==> flow/design.v <==
module pmi_ram_dp #(
  parameter pmi_wr_addr_depth = 256,
  parameter pmi_wr_addr_width = 8,
  parameter pmi_wr_data_width = 8,
  parameter pmi_rd_addr_depth = 256,
  parameter pmi_rd_addr_width = 8,
  parameter pmi_rd_data_width = 8,
  parameter pmi_regmode       = "reg",
  parameter pmi_resetmode     = "async",
  parameter pmi_family        = "common"
) (
  input  [pmi_wr_data_width-1:0] Data,
  input  [pmi_wr_addr_width-1:0] WrAddress,
  input  [pmi_rd_addr_width-1:0] RdAddress,
  input                          WrClock,
  input                          RdClock,
  input                          WrClockEn,
  input                          RdClockEn,
  input                          WE,
  input                          Reset,
  output reg [pmi_rd_data_width-1:0] Q
);
  localparam AW = $clog2(pmi_wr_addr_depth);
  reg [pmi_wr_data_width-1:0] mem [0:pmi_wr_addr_depth-1];
  reg [AW-1:0] rd_addr_q;
  always @(posedge WrClock)
    if (WrClockEn && WE)
      mem[WrAddress[AW-1:0]] <= Data;
  always @(posedge RdClock or posedge Reset)
    if (Reset) begin
      rd_addr_q <= 'd0;
      Q         <= 'd0;
    end else if (RdClockEn) begin
      rd_addr_q <= RdAddress[AW-1:0];
      Q         <= mem[rd_addr_q];
    end
endmodule
module pmi_mult #(
  parameter pmi_dataa_width         = 16,
  parameter pmi_datab_width         = 16,
  parameter pmi_sign                = "on",
  parameter pmi_additional_pipeline = 1,
  parameter pmi_input_reg           = "on",
  parameter pmi_output_reg          = "on",
  parameter pmi_family              = "common",
  parameter pmi_implementation      = "DSP"
) (
  input  [pmi_dataa_width-1:0] DataA,
  input  [pmi_datab_width-1:0] DataB,
  input                        Clock,
  input                        ClkEn,
  input                        Aclr,
  output reg [pmi_dataa_width+pmi_datab_width-1:0] Result
);
  reg [pmi_dataa_width-1:0] a_q;
  reg [pmi_datab_width-1:0] b_q;
  reg [pmi_dataa_width+pmi_datab_width-1:0] p_q;
  reg [pmi_dataa_width+pmi_datab_width-1:0] p_q2;
  always @(posedge Clock or posedge Aclr)
    if (Aclr) begin
      a_q    <= 'd0;
      b_q    <= 'd0;
      p_q    <= 'd0;
      p_q2   <= 'd0;
      Result <= 'd0;
    end else if (ClkEn) begin
      a_q    <= DataA;
      b_q    <= DataB;
      p_q    <= $signed(a_q) * $signed(b_q);
      p_q2   <= p_q;
      Result <= p_q2;
    end
endmodule
`timescale 1ns / 1ps
module Wienerfilter#(
    parameter WIDTH    = 16,
    parameter COL_NUM  = 128, 
    parameter ROW_NUM  = 2,
    localparam ADDR_DEP  =  COL_NUM * ROW_NUM,
    localparam ADDR_WID  =  $clog2(ADDR_DEP) + 'd1,
    localparam Serial_COL  =  $clog2(COL_NUM) + 'd1,
    localparam Serial_ROW  =  $clog2(ROW_NUM) + 'd1
)
(
input clk,
input rst,
input start,
input [ADDR_WID-1:0]wr_addr,
input ram_wr_en,
input [WIDTH-1:0]ram_data_in,
input  wire[7:0]rd_wiener,
input [1:0]rd_bank,
input      rd_para,
input [Serial_COL-1:0]wr_data_addr,
input ram_wr_data_en,
input [WIDTH-1:0]ram_data_wr_in,
output [WIDTH*2-1:0]DSP_ADD_DATA_o,
output reg[WIDTH*4-1:0]Wiener_data,
output reg Wiener_data_v,
output finish_cal_o,
output wire [WIDTH/2-1:0]ram_data_out_o,
output data_wr_v_o
) ;
localparam INIT      = 0,
           START     = 1, 
           READ_DATA = 2,
           WAIT_READ = 3,
           MULT_CAL  = 4,
           WAIT_CAL  = 5,
           ADD_CAL   = 6,
           DET       = 7, 
           FINISH    = 8;
reg [6:0]STATE;
reg [Serial_COL - 1:0 ]COL_cnt;
reg [Serial_ROW - 1:0 ]ROW_cnt;
reg [ADDR_WID-1:0]rd_ad_para;
reg [ADDR_WID-1:0]rd_addr;
always@(*) begin 
  rd_ad_para = rd_para? {rd_bank,rd_wiener[5:0]}:rd_addr;
end
wire [WIDTH/2-1:0]ram_data_out;
assign ram_data_out_o=ram_data_out;
wire [WIDTH-1:0]ram_data_data_out;
pmi_ram_dp
#(
  .pmi_wr_addr_depth    (ADDR_DEP ),  
  .pmi_wr_addr_width    (ADDR_WID ),  
  .pmi_wr_data_width    (WIDTH/2 ),  
  .pmi_rd_addr_depth    (ADDR_DEP ),  
  .pmi_rd_addr_width    (ADDR_WID ),  
  .pmi_rd_data_width    (WIDTH/2 ),  
  .pmi_regmode          ( "reg" ),  
  .pmi_resetmode        ("async" ),  
  .pmi_family           ("common" )   
) pmi_ram_dp_inst (
  .Data      (ram_data_in ),   
  .WrAddress (wr_addr ),   
  .RdAddress (rd_ad_para), 
  .WrClock   (clk   ),   
  .RdClock   (clk   ),   
  .WrClockEn (1 ),   
  .RdClockEn (1 ),   
  .WE        (ram_wr_en), 
  .Reset     (rst),   
  .Q         (ram_data_out )    
);
pmi_ram_dp
#(
  .pmi_wr_addr_depth    (COL_NUM ),  
  .pmi_wr_addr_width    (Serial_COL ),  
  .pmi_wr_data_width    (WIDTH ),  
  .pmi_rd_addr_depth    (COL_NUM ),  
  .pmi_rd_addr_width    (Serial_COL ),  
  .pmi_rd_data_width    (WIDTH ),  
  .pmi_regmode          ( "reg" ),  
  .pmi_resetmode        ("async" ),  
  .pmi_family           ("common" )   
) pmi_ram_dp_inst_data (
  .Data      (ram_data_wr_in ),   
  .WrAddress (wr_data_addr ),   
  .RdAddress (COL_cnt ),   
  .WrClock   (clk   ),   
  .RdClock   (clk   ),   
  .WrClockEn (1 ),   
  .RdClockEn (1 ),   
  .WE        (ram_wr_data_en), 
  .Reset     (rst),   
  .Q         (ram_data_data_out )    
);
reg finish_cal;
reg [WIDTH*2-1:0]DSP_ADD_DATA;
wire [WIDTH*2-1:0]result;
reg start_mult,start_mult_d,start_mult_dd;
reg data_wr_v;
always@(posedge clk or posedge rst) begin 
 if(rst) begin 
    STATE <= INIT;
    ROW_cnt <= 'd0;
    COL_cnt <= 'd0;
    start_mult <= 'd0;
    finish_cal <= 'd0;
    DSP_ADD_DATA <= 'd0;
    data_wr_v <='d0;
 end
 else begin 
   case(STATE) 
   INIT      :begin
    ROW_cnt <= 'd0;
    COL_cnt <= 'd0;  
    start_mult <= 'd0;
    finish_cal <= 'd0;
    DSP_ADD_DATA <= 'd0;
    data_wr_v <='d0;
    if(start) begin
        STATE <= START;
     end
    else      begin
        STATE <= INIT;
     end
        end
   START     :begin  
       STATE <= READ_DATA;
       start_mult <= 'd0;
       DSP_ADD_DATA <= DSP_ADD_DATA;
       data_wr_v <='d0;
        end
   READ_DATA :begin  
       STATE <= WAIT_READ;
       start_mult <= 'd0;
        end
   WAIT_READ :begin  
       STATE <= MULT_CAL;  
       start_mult <= 'd1;
        end
   MULT_CAL  :begin  
    STATE <= WAIT_CAL;  
    start_mult <= 'd0;
        end
   WAIT_CAL  :begin  
      if(start_mult_dd) begin STATE <= ADD_CAL;  end
      else begin STATE <= WAIT_CAL;  end
        end
   ADD_CAL :begin 
     if(COL_cnt <  COL_NUM - 'd1) begin
        COL_cnt <= COL_cnt + 'd1;
        STATE   <= START;
        data_wr_v <='d0;
        DSP_ADD_DATA <= DSP_ADD_DATA + result;
      end
     else begin
        COL_cnt <= 0;
        STATE   <= DET;
        data_wr_v <='d1;
        DSP_ADD_DATA <= DSP_ADD_DATA+ result;
      end 
   end    
   DET       :begin  
     DSP_ADD_DATA <= 'd0;
     data_wr_v <='d0;
     if(ROW_cnt <  ROW_NUM - 'd1) begin
        ROW_cnt <= ROW_cnt + 'd1;
        STATE   <= START;
        finish_cal <= 'd0;
      end
     else begin 
        ROW_cnt <= 'd0;
        STATE   <= FINISH;
        finish_cal <= 'd1;
     end
        end
   FINISH    :begin  
    data_wr_v <='d0;
    DSP_ADD_DATA <= 'd0;
    finish_cal <= 'd0;
    STATE   <= INIT;
        end
   endcase
 end
end
assign finish_cal_o = finish_cal;
assign DSP_ADD_DATA_o = DSP_ADD_DATA;
always@(posedge clk or posedge rst) begin 
    if(rst) begin 
        start_mult_d<= 'd0;
        start_mult_dd<= 'd0;
    end
    else begin 
        start_mult_d <= start_mult;
        start_mult_dd<= start_mult_d;
    end
   end
   always@(*) begin 
case(ROW_cnt) 
  'd0: rd_addr =  COL_cnt  ;
  'd1: rd_addr =  COL_NUM + COL_cnt ;
  'd2: rd_addr = {COL_NUM,1'd0 } + COL_cnt ;
  'd3: rd_addr = {COL_NUM,1'd0 } + COL_cnt + COL_NUM ;
endcase
   end
wire [WIDTH-1:0]data_in0,data_in1;
assign data_in0 = {{8{ram_data_out[WIDTH/2-1]}},ram_data_out};
 assign data_in1 = ram_data_data_out;
   pmi_mult
   #(
     .pmi_dataa_width         (WIDTH),  
     .pmi_datab_width         (WIDTH ),  
     .pmi_sign                ("on" ),  
     .pmi_additional_pipeline (1 ),  
     .pmi_input_reg           ( "on" ),  
     .pmi_output_reg          ( "on" ),  
     .pmi_family              ("common"  ),  
     .pmi_implementation      ("DSP" )   
   ) pmi_mult_dsp (
     .DataA  (data_in0 ),   
     .DataB  (data_in1 ),   
     .Clock  (clk ),   
     .ClkEn  (1 ),   
     .Aclr   (rst ),   
     .Result (result )    
   );
assign data_wr_v_o = data_wr_v;
always@(posedge clk or posedge rst)
 begin 
   if(rst) begin 
    Wiener_data  <='d0;
    Wiener_data_v<='d0;
   end
   else begin
case(ROW_cnt)
 'd0:begin if(data_wr_v) begin Wiener_data[WIDTH*1-1:WIDTH*0] <= DSP_ADD_DATA[15:0];  Wiener_data_v<='d0; end else begin Wiener_data <= Wiener_data; Wiener_data_v<='d0; end end
 'd1:begin if(data_wr_v) begin Wiener_data[WIDTH*2-1:WIDTH*1] <= DSP_ADD_DATA[15:0];  Wiener_data_v<='d0; end else begin Wiener_data <= Wiener_data; Wiener_data_v<='d0; end end
 'd2:begin if(data_wr_v) begin Wiener_data[WIDTH*3-1:WIDTH*2] <= DSP_ADD_DATA[23:8];  Wiener_data_v<='d0; end else begin Wiener_data <= Wiener_data; Wiener_data_v<='d0; end end
 'd3:begin if(data_wr_v) begin Wiener_data[WIDTH*4-1:WIDTH*3] <= DSP_ADD_DATA[23:8];  Wiener_data_v<='d1; end else begin Wiener_data <= Wiener_data; Wiener_data_v<='d0; end end
endcase 
    end
 end
endmodule
# [Reports on Wienerfilter]
# Each step is given for the RTL above and for the edited RTL.
# "before" refers to lines of the RTL above, "after" to lines of the edited file.
# "change": "after" minus "before" as printed here.
# Operators carry their Yosys type and port widths (W data, S select, Z words).
# Library cell names are shortened.
# Not given: n/a
[setup] top_module="Wienerfilter" clk_port="clk" library="sky130hd" lib_corner="tt_025C_1v80"

# [The edit]
# The edit as a unified diff against the file above.
# The edit is scripted: it alters the design's behaviour and was not made to optimise anything.
# begin of diff
@@ -117,5 +117,5 @@
 reg [ADDR_WID-1:0]rd_addr;
 always@(*) begin 
-  rd_ad_para = rd_para? {rd_bank,rd_wiener[5:0]}:rd_addr;
+  rd_ad_para = rd_addr;
 end
 wire [WIDTH/2-1:0]ram_data_out;
# end of diff

# [Word level]
# Yosys after proc, flatten, opt, wreduce and memory -nomap, before mapping. Memory bits, and registers merged into a memory's read port (data or address), are not among the register bits. Print and check cells are not counted. Equal cells are merged and count once.
# Yosys's memory passes give these memory sizes; they may raise the number of words (mostly to a power of two), join words into wider ones and drop unused or constant bits.
[classes] element="add_sub_neg" before=6 after=6 change=0
[classes] element="mul" before=1 after=1 change=0
[classes] element="n_div" before=0 after=0 change=0
[classes] element="n_cmp" before=2 after=2 change=0
[classes] element="equal" before=11 after=11 change=0
[classes] element="shifts" before=0 after=0 change=0
[classes] element="muxes" before=25 after=24 change=-1
[classes] element="n_logic" before=0 after=0 change=0
[classes] element="n_reduce_logical" before=18 after=18 change=0
[op_table] cell="$mux W8" before=4 after=3 change=-1
[op_table] cell="$mux W1" before=6 after=6 change=0
[op_table] cell="$reduce_bool A2 Y1" before=6 after=6 change=0
[op_table] cell="$eq A7 B3 Y1 const B" before=4 after=4 change=0
[op_table] cell="$pmux W1 S2" before=4 after=4 change=0
[op_table] cell="$reduce_and A2 Y1" before=4 after=4 change=0
[op_table] cell="$eq A2 B2 Y1 const B" before=2 after=2 change=0
[op_table] cell="$eq A7 B2 Y1 const B" before=2 after=2 change=0
[op_table] cell="$mux W2" before=2 after=2 change=0
[op_table] cell="$reduce_or A3 Y1" before=2 after=2 change=0
[op_table] cell="$reduce_or A4 Y1" before=2 after=2 change=0
[op_table] cell="$add A1 B8 Y8 const A" before=1 after=1 change=0
[op_table] cell="$add A2 B1 Y2 const B" before=1 after=1 change=0
[op_table] cell="$add A32 B32 Y32" before=1 after=1 change=0
[op_table] cell="$add A8 B1 Y8 const B" before=1 after=1 change=0
[op_table] cell="$add A8 B8 Y8 const A" before=1 after=1 change=0
[op_table] cell="$add A8 B8 Y8 const B" before=1 after=1 change=0
[op_table] cell="$eq A2 B1 Y1 const B" before=1 after=1 change=0
[op_table] cell="$eq A7 B1 Y1 const B" before=1 after=1 change=0
[op_table] cell="$eq A7 B4 Y1 const B" before=1 after=1 change=0
[op_table] cell="$logic_not A2 Y1" before=1 after=1 change=0
[op_table] cell="$logic_not A7 Y1" before=1 after=1 change=0
[op_table] cell="$lt A2 B1 Y1 const B" before=1 after=1 change=0
[op_table] cell="$lt A8 B7 Y1 const B" before=1 after=1 change=0
[op_table] cell="$mul A8 B16 Y24" before=1 after=1 change=0
[op_table] cell="$mux W16" before=1 after=1 change=0
[op_table] cell="$mux W3" before=1 after=1 change=0
[op_table] cell="$mux W4" before=1 after=1 change=0
# The list need not be complete.
[word_totals] element="ff_bits" before=254 after=254 change=0
[word_totals] element="latchBits" before=0 after=0 change=0
[word_totals] element="ram_bits" before=4096 after=4096 change=0
[word_totals] element="romBits" before=0 after=0 change=0
[word_totals] element="clocked_rd_ports_x_width" before=24 after=24 change=0
[word_totals] element="mem_count" before=2 after=2 change=0
[word_totals] element="output_inout_bits" before=107 after=107 change=0
[word_totals] element="wordCells" before=86 after=85 change=-1
[memory_table] element="memory_list" before="pmi_ram_dp_inst.mem 256 x 8 bit 1R1W; pmi_ram_dp_inst_data.mem 128 x 16 bit 1R1W" after="pmi_ram_dp_inst.mem 256 x 8 bit 1R1W; pmi_ram_dp_inst_data.mem 128 x 16 bit 1R1W"

# [Longest topological paths]
# Longest topological path by Yosys (ltp), each cell counted once; first at word level (registers and memories cut), then after technology mapping (sequential cells cut; the memories' decode and read muxes count).
[depth] element="depth_word" before=4 after=3 change=-1
[depth] element="abc_area" before="0" after="0"
[depth] element="ltp_mapped" before=19 after=19 change=0
[depth] element="depth_no_buf" before=18 after=18 change=0

# [Synthesis result]
# Source: synth_stat.txt of the flow (Yosys; design flattened, memories mapped). It holds for the ABC_AREA given above (unset counts as 0); a run with the other value may have another netlist.
[mapped] element="cells" before=7530 after=7531 change=1
[mapped] element="synth_area_mm2" before=0.1711754 after=0.170964 change=-0.0002114
[mapped] element="ff_cells" before=4352 after=4345 change=-7
[types] cell="buf_2" before=53 after=93 change=40
[types] cell="buf_1" before=78 after=40 change=-38
[types] cell="a22oi_1" before=0 after=17 change=17
[types] cell="nand3b_1" before=3 after=13 change=10
[types] cell="mux4_2" before=1352 after=1344 change=-8
[types] cell="nand2_1" before=103 after=111 change=8
[types] cell="nor2_1" before=454 after=447 change=-7
[types] cell="dfrtp_1" before=255 after=248 change=-7
[types] cell="mux2_2" before=87 after=80 change=-7
[types] cell="nand3_1" before=35 after=42 change=7
[types] cell="a211oi_1" before=15 after=9 change=-6
[types] cell="inv_1" before=150 after=146 change=-4
[types] cell="nor2b_1" before=20 after=24 change=4
[types] cell="nor3_1" before=18 after=22 change=4
[types] cell="mux2i_1" before=14 after=18 change=4
[types] cell="or3_1" before=7 after=3 change=-4
[types] cell="clkbuf_1" before=246 after=243 change=-3
[types] cell="xnor2_1" before=32 after=29 change=-3
# The list need not be complete.
# By module: a second synthesis without flattening, with its own total; a netlist apart from the flattened one above.
[unflattened] element="cells_unflattened" before=9712 after=9696 change=-16
[unflattened] element="area_unflattened_mm2" before=0.1813489 after=0.1812163 change=-0.0001326
# Each row is one instance without its submodules.
[by_module_before] mod="pmi_ram_dp" instances=1 cells=3912 area_mm2=0.0802707 seq_area_mm2=0.0618994
[by_module_before] mod="pmi_ram_dp" instances=1 cells=3843 area_mm2=0.0801143 seq_area_mm2=0.0620745
[by_module_before] mod="pmi_mult" instances=1 cells=1356 area_mm2=0.0144539 seq_area_mm2=0.0032031
[by_module_before] mod="Wienerfilter" instances=1 cells=601 area_mm2=0.00651 seq_area_mm2=0.0030292
[by_module_after] mod="pmi_ram_dp" instances=1 cells=3912 area_mm2=0.0802707 seq_area_mm2=0.0618994
[by_module_after] mod="pmi_ram_dp" instances=1 cells=3843 area_mm2=0.0801143 seq_area_mm2=0.0620745
[by_module_after] mod="pmi_mult" instances=1 cells=1356 area_mm2=0.0144539 seq_area_mm2=0.0032031
[by_module_after] mod="Wienerfilter" instances=1 cells=585 area_mm2=0.0063774 seq_area_mm2=0.0030292

# [Worst setup path after synthesis]
# OpenSTA on the mapped netlist: ideal clock, no wires. The path of least setup slack (recovery checks aside). Input and output delay are each 20% of the period. Register names are those of the netlist, which keeps one name where synthesis merged equal registers.
[synth_path] element="path_kind" before="flip-flop to flip-flop" after="flip-flop to flip-flop"
[synth_path] element="startpoint" before="register pmi_mult_dsp.a_q[7]" after="register pmi_mult_dsp.a_q[7]"
[synth_path] element="endpoint" before="register pmi_mult_dsp.p_q[30]" after="register pmi_mult_dsp.p_q[22]"
[synth_path] element="clock_period_ns" before=5.6 after=5.6 change=0.0
[synth_path] element="setup_time_ns" before=0.125 after=0.080 change=-0.045
[synth_path] element="launch_ns" before=0.000 after=0.000 change=0.000
[synth_path] element="arrival_ns" before=4.639 after=4.782 change=0.143
[synth_path] element="required_ns" before=5.475 after=5.520 change=0.045
[synth_path] element="slack_ns" before=0.836 after=0.738 change=-0.098
[synth_path] element="delay_ns" before=4.764 after=4.862 change=0.098
[synth_path] element="path_stages" before=17 after=19 change=2
[synth_path] element="path_buffers" before=1 after=1 change=0
[synth_path] element="period_less_setup_slack_ns" before=4.764 after=4.862 change=0.098
# "delay_ns" is the arrival time less input delay plus setup time.
# "path_stages": output pins that drive a net of the path, with the launching flip-flop's if there is one; two outputs of one cell count as two.
# "period_less_setup_slack_ns" is the clock period less the worst setup slack; recovery checks do not enter. This is arithmetic on one report: input and output delays are still those of the set period (20% each).
# Between the ends stands the longest chain of elaborated cells between them, by number of cells; it is not shown to be the way that was timed. Of several equally long chains one is given.
# Each line given opens the expression or statement behind the cell; cells for indexed reads and writes are added by Yosys, which also makes memories of some case tables.
[synth_between_before] cell_sequence="dfrtp_1 > inv_1 > buf_1 > nor2_1 > fa_1 > fa_1 > fa_1 > inv_1 > fa_1 > inv_1 > ha_1 > o2111a_1 > a21o_1 > o41ai_1 > o21ai_0 > a31oi_1 > xnor2_1" elab_chain_cells=1
[synth_rtl_before] element="from (decl)" line_no=55 source="reg [pmi_dataa_width-1:0] a_q;"
[synth_rtl_before] element="from (assign)" line_no=61 source="a_q    <= 'd0;"
[synth_rtl_before] element="from (assign)" line_no=67 source="a_q    <= DataA;"
[synth_rtl_before] element="$mul A8 B16 Y24" line_no=69 source="p_q    <= $signed(a_q) * $signed(b_q);"
[synth_rtl_before] element="to (assign)" line_no=63 source="p_q    <= 'd0;"
[synth_rtl_before] element="to (assign)" line_no=69
[synth_rtl_before] element="to (decl)" line_no=57 source="reg [pmi_dataa_width+pmi_datab_width-1:0] p_q;"
[synth_between_after] cell_sequence="dfrtp_1 > inv_1 > buf_1 > fa_1 > fa_1 > inv_1 > fa_1 > inv_1 > fa_1 > inv_1 > ha_1 > o21a_1 > o31a_1 > o211ai_1 > a21oi_1 > o311ai_0 > a21boi_0 > a221oi_1 > xnor2_1" elab_chain_cells=1
[synth_rtl_after] element="from (decl)" line_no=55 source="reg [pmi_dataa_width-1:0] a_q;"
[synth_rtl_after] element="from (assign)" line_no=61 source="a_q    <= 'd0;"
[synth_rtl_after] element="from (assign)" line_no=67 source="a_q    <= DataA;"
[synth_rtl_after] element="$mul A8 B16 Y24" line_no=69 source="p_q    <= $signed(a_q) * $signed(b_q);"
[synth_rtl_after] element="to (assign)" line_no=63 source="p_q    <= 'd0;"
[synth_rtl_after] element="to (assign)" line_no=69
[synth_rtl_after] element="to (decl)" line_no=57 source="reg [pmi_dataa_width+pmi_datab_width-1:0] p_q;"

# [Path in the finished layout]
# Path of least setup slack in the final report of each run of pair 1 (OpenROAD, finished layout, wires in). Where an end is a register, its clock arrival counts in the times.
[layout_path] element="path_kind" before="flip-flop to flip-flop" after="flip-flop to flip-flop"
[layout_path] element="startpoint" before="register pmi_mult_dsp.a_q[3]" after="register pmi_mult_dsp.b_q[4]"
[layout_path] element="endpoint" before="register pmi_mult_dsp.p_q[22]" after="register pmi_mult_dsp.p_q[22]"
[layout_path] element="clock_period_ns" before=5.22 after=5.22 change=0.00
[layout_path] element="setup_time_ns" before=0.12 after=0.07 change=-0.05
[layout_path] element="launch_ns" before=0.94 after=0.94 change=0.00
[layout_path] element="arrival_ns" before=5.75 after=5.85 change=0.10
[layout_path] element="required_ns" before=6.05 after=6.09 change=0.04
[layout_path] element="slack_ns" before=0.30 after=0.24 change=-0.06
[layout_path] element="path_stages" before=16 after=19 change=3
[layout_path] element="path_buffers" before=1 after=1 change=0
# Between the ends stands the longest chain of elaborated cells between them, by number of cells; it is not shown to be the way that was timed. Of several equally long chains one is given.
[layout_between_before] cell_sequence="dfrtp_1 > buf_4 > and2_1 > fa_1 > fa_1 > fa_1 > inv_1 > fa_1 > inv_1 > ha_1 > or3_1 > a311oi_1 > o31ai_2 > a211oi_1 > a21oi_1 > xor2_1" elab_chain_cells=1
[layout_rtl_before] element="from (decl)" line_no=55 source="reg [pmi_dataa_width-1:0] a_q;"
[layout_rtl_before] element="from (assign)" line_no=61 source="a_q    <= 'd0;"
[layout_rtl_before] element="from (assign)" line_no=67 source="a_q    <= DataA;"
[layout_rtl_before] element="$mul A8 B16 Y24" line_no=69 source="p_q    <= $signed(a_q) * $signed(b_q);"
[layout_rtl_before] element="to (assign)" line_no=63 source="p_q    <= 'd0;"
[layout_rtl_before] element="to (assign)" line_no=69
[layout_rtl_before] element="to (decl)" line_no=57 source="reg [pmi_dataa_width+pmi_datab_width-1:0] p_q;"
[layout_between_after] cell_sequence="dfrtp_1 > nand2_1 > fa_1 > fa_1 > inv_1 > fa_1 > inv_1 > fa_1 > inv_1 > ha_1 > o21a_1 > o31a_1 > o211ai_1 > a21oi_1 > o311ai_1 > buf_4 > a21boi_0 > a221oi_2 > xnor2_1" elab_chain_cells=1
[layout_rtl_after] element="from (decl)" line_no=56 source="reg [pmi_datab_width-1:0] b_q;"
[layout_rtl_after] element="from (assign)" line_no=62 source="b_q    <= 'd0;"
[layout_rtl_after] element="from (assign)" line_no=68 source="b_q    <= DataB;"
[layout_rtl_after] element="$mul A8 B16 Y24" line_no=69 source="p_q    <= $signed(a_q) * $signed(b_q);"
[layout_rtl_after] element="to (assign)" line_no=63 source="p_q    <= 'd0;"
[layout_rtl_after] element="to (assign)" line_no=69
[layout_rtl_after] element="to (decl)" line_no=57 source="reg [pmi_dataa_width+pmi_datab_width-1:0] p_q;"

# [Flow runs]
# Both versions went through the flow (Yosys, OpenROAD) with the same settings in each pair. Constraints: input delay and output delay 20% of the set period each, output load 0.01 pF.
[flow_settings_pair_1] CORE_UTILIZATION=45 period_ns=5.22 CAP_MARGIN=20 CORE_MARGIN=2 SLEW_MARGIN=20
[results_pair_1] element="yosys.chip_area_mm2" before=0.1711754 after=0.170964 change=-0.0002114
[results_pair_1] element="final_die_area_mm2" before=0.385337 after=0.384865 change=-0.000472
[results_pair_1] element="post_route_stdcell_area_mm2" before=0.194846 after=0.194972 change=0.000126
[results_pair_1] element="layout_utilization_frac" before=0.514 after=0.515 change=0.001
[results_pair_1] element="worstSetupSlack_ns" before=0.295 after=0.244 change=-0.051
[results_pair_1] element="timing.setup.tns_ns" before=0.000 after=0.000 change=0.000
[results_pair_1] element="ws_hold_ns" before=0.341 after=0.319 change=-0.022
[results_pair_1] element="design_power_uw" before=75510 after=69751 change=-5759
[results_pair_1] element="timing.achieved_period_ns" before=4.925 after=4.976 change=0.051
[flow_settings_pair_2] ABC_AREA=1 CAP_MARGIN=0 CORE_ASPECT_RATIO=1.67 CORE_UTILIZATION=56 PLACE_DENSITY_LB_ADDON=0.2 SLEW_MARGIN=0 period_ns=3.72 CORE_MARGIN=2
[results_pair_2] element="yosys.chip_area_mm2" before=0.1785275 after=0.1782747 change=-0.0002528
[results_pair_2] element="final_die_area_mm2" before=0.323483 after=0.323027 change=-0.000456
[results_pair_2] element="post_route_stdcell_area_mm2" before=0.201857 after=0.201627 change=-0.000230
[results_pair_2] element="layout_utilization_frac" before=0.637 after=0.637 change=0.000
[results_pair_2] element="worstSetupSlack_ns" before=-0.347 after=-0.488 change=-0.141
[results_pair_2] element="timing.setup.tns_ns" before=-3.417 after=-5.304 change=-1.887
[results_pair_2] element="ws_hold_ns" before=0.169 after=0.259 change=0.090
[results_pair_2] element="design_power_uw" before=162814 after=189344 change=26530
[results_pair_2] element="timing.achieved_period_ns" before=4.067 after=4.208 change=0.141
# "timing.achieved_period_ns" is the run's clock period less its worst setup slack. It is reckoned from that one timing run; input and output delays stay at 20% of the period that was set.
# "design_power_uw" rests on the timing tool's default activity at the inputs, not on a simulated workload.
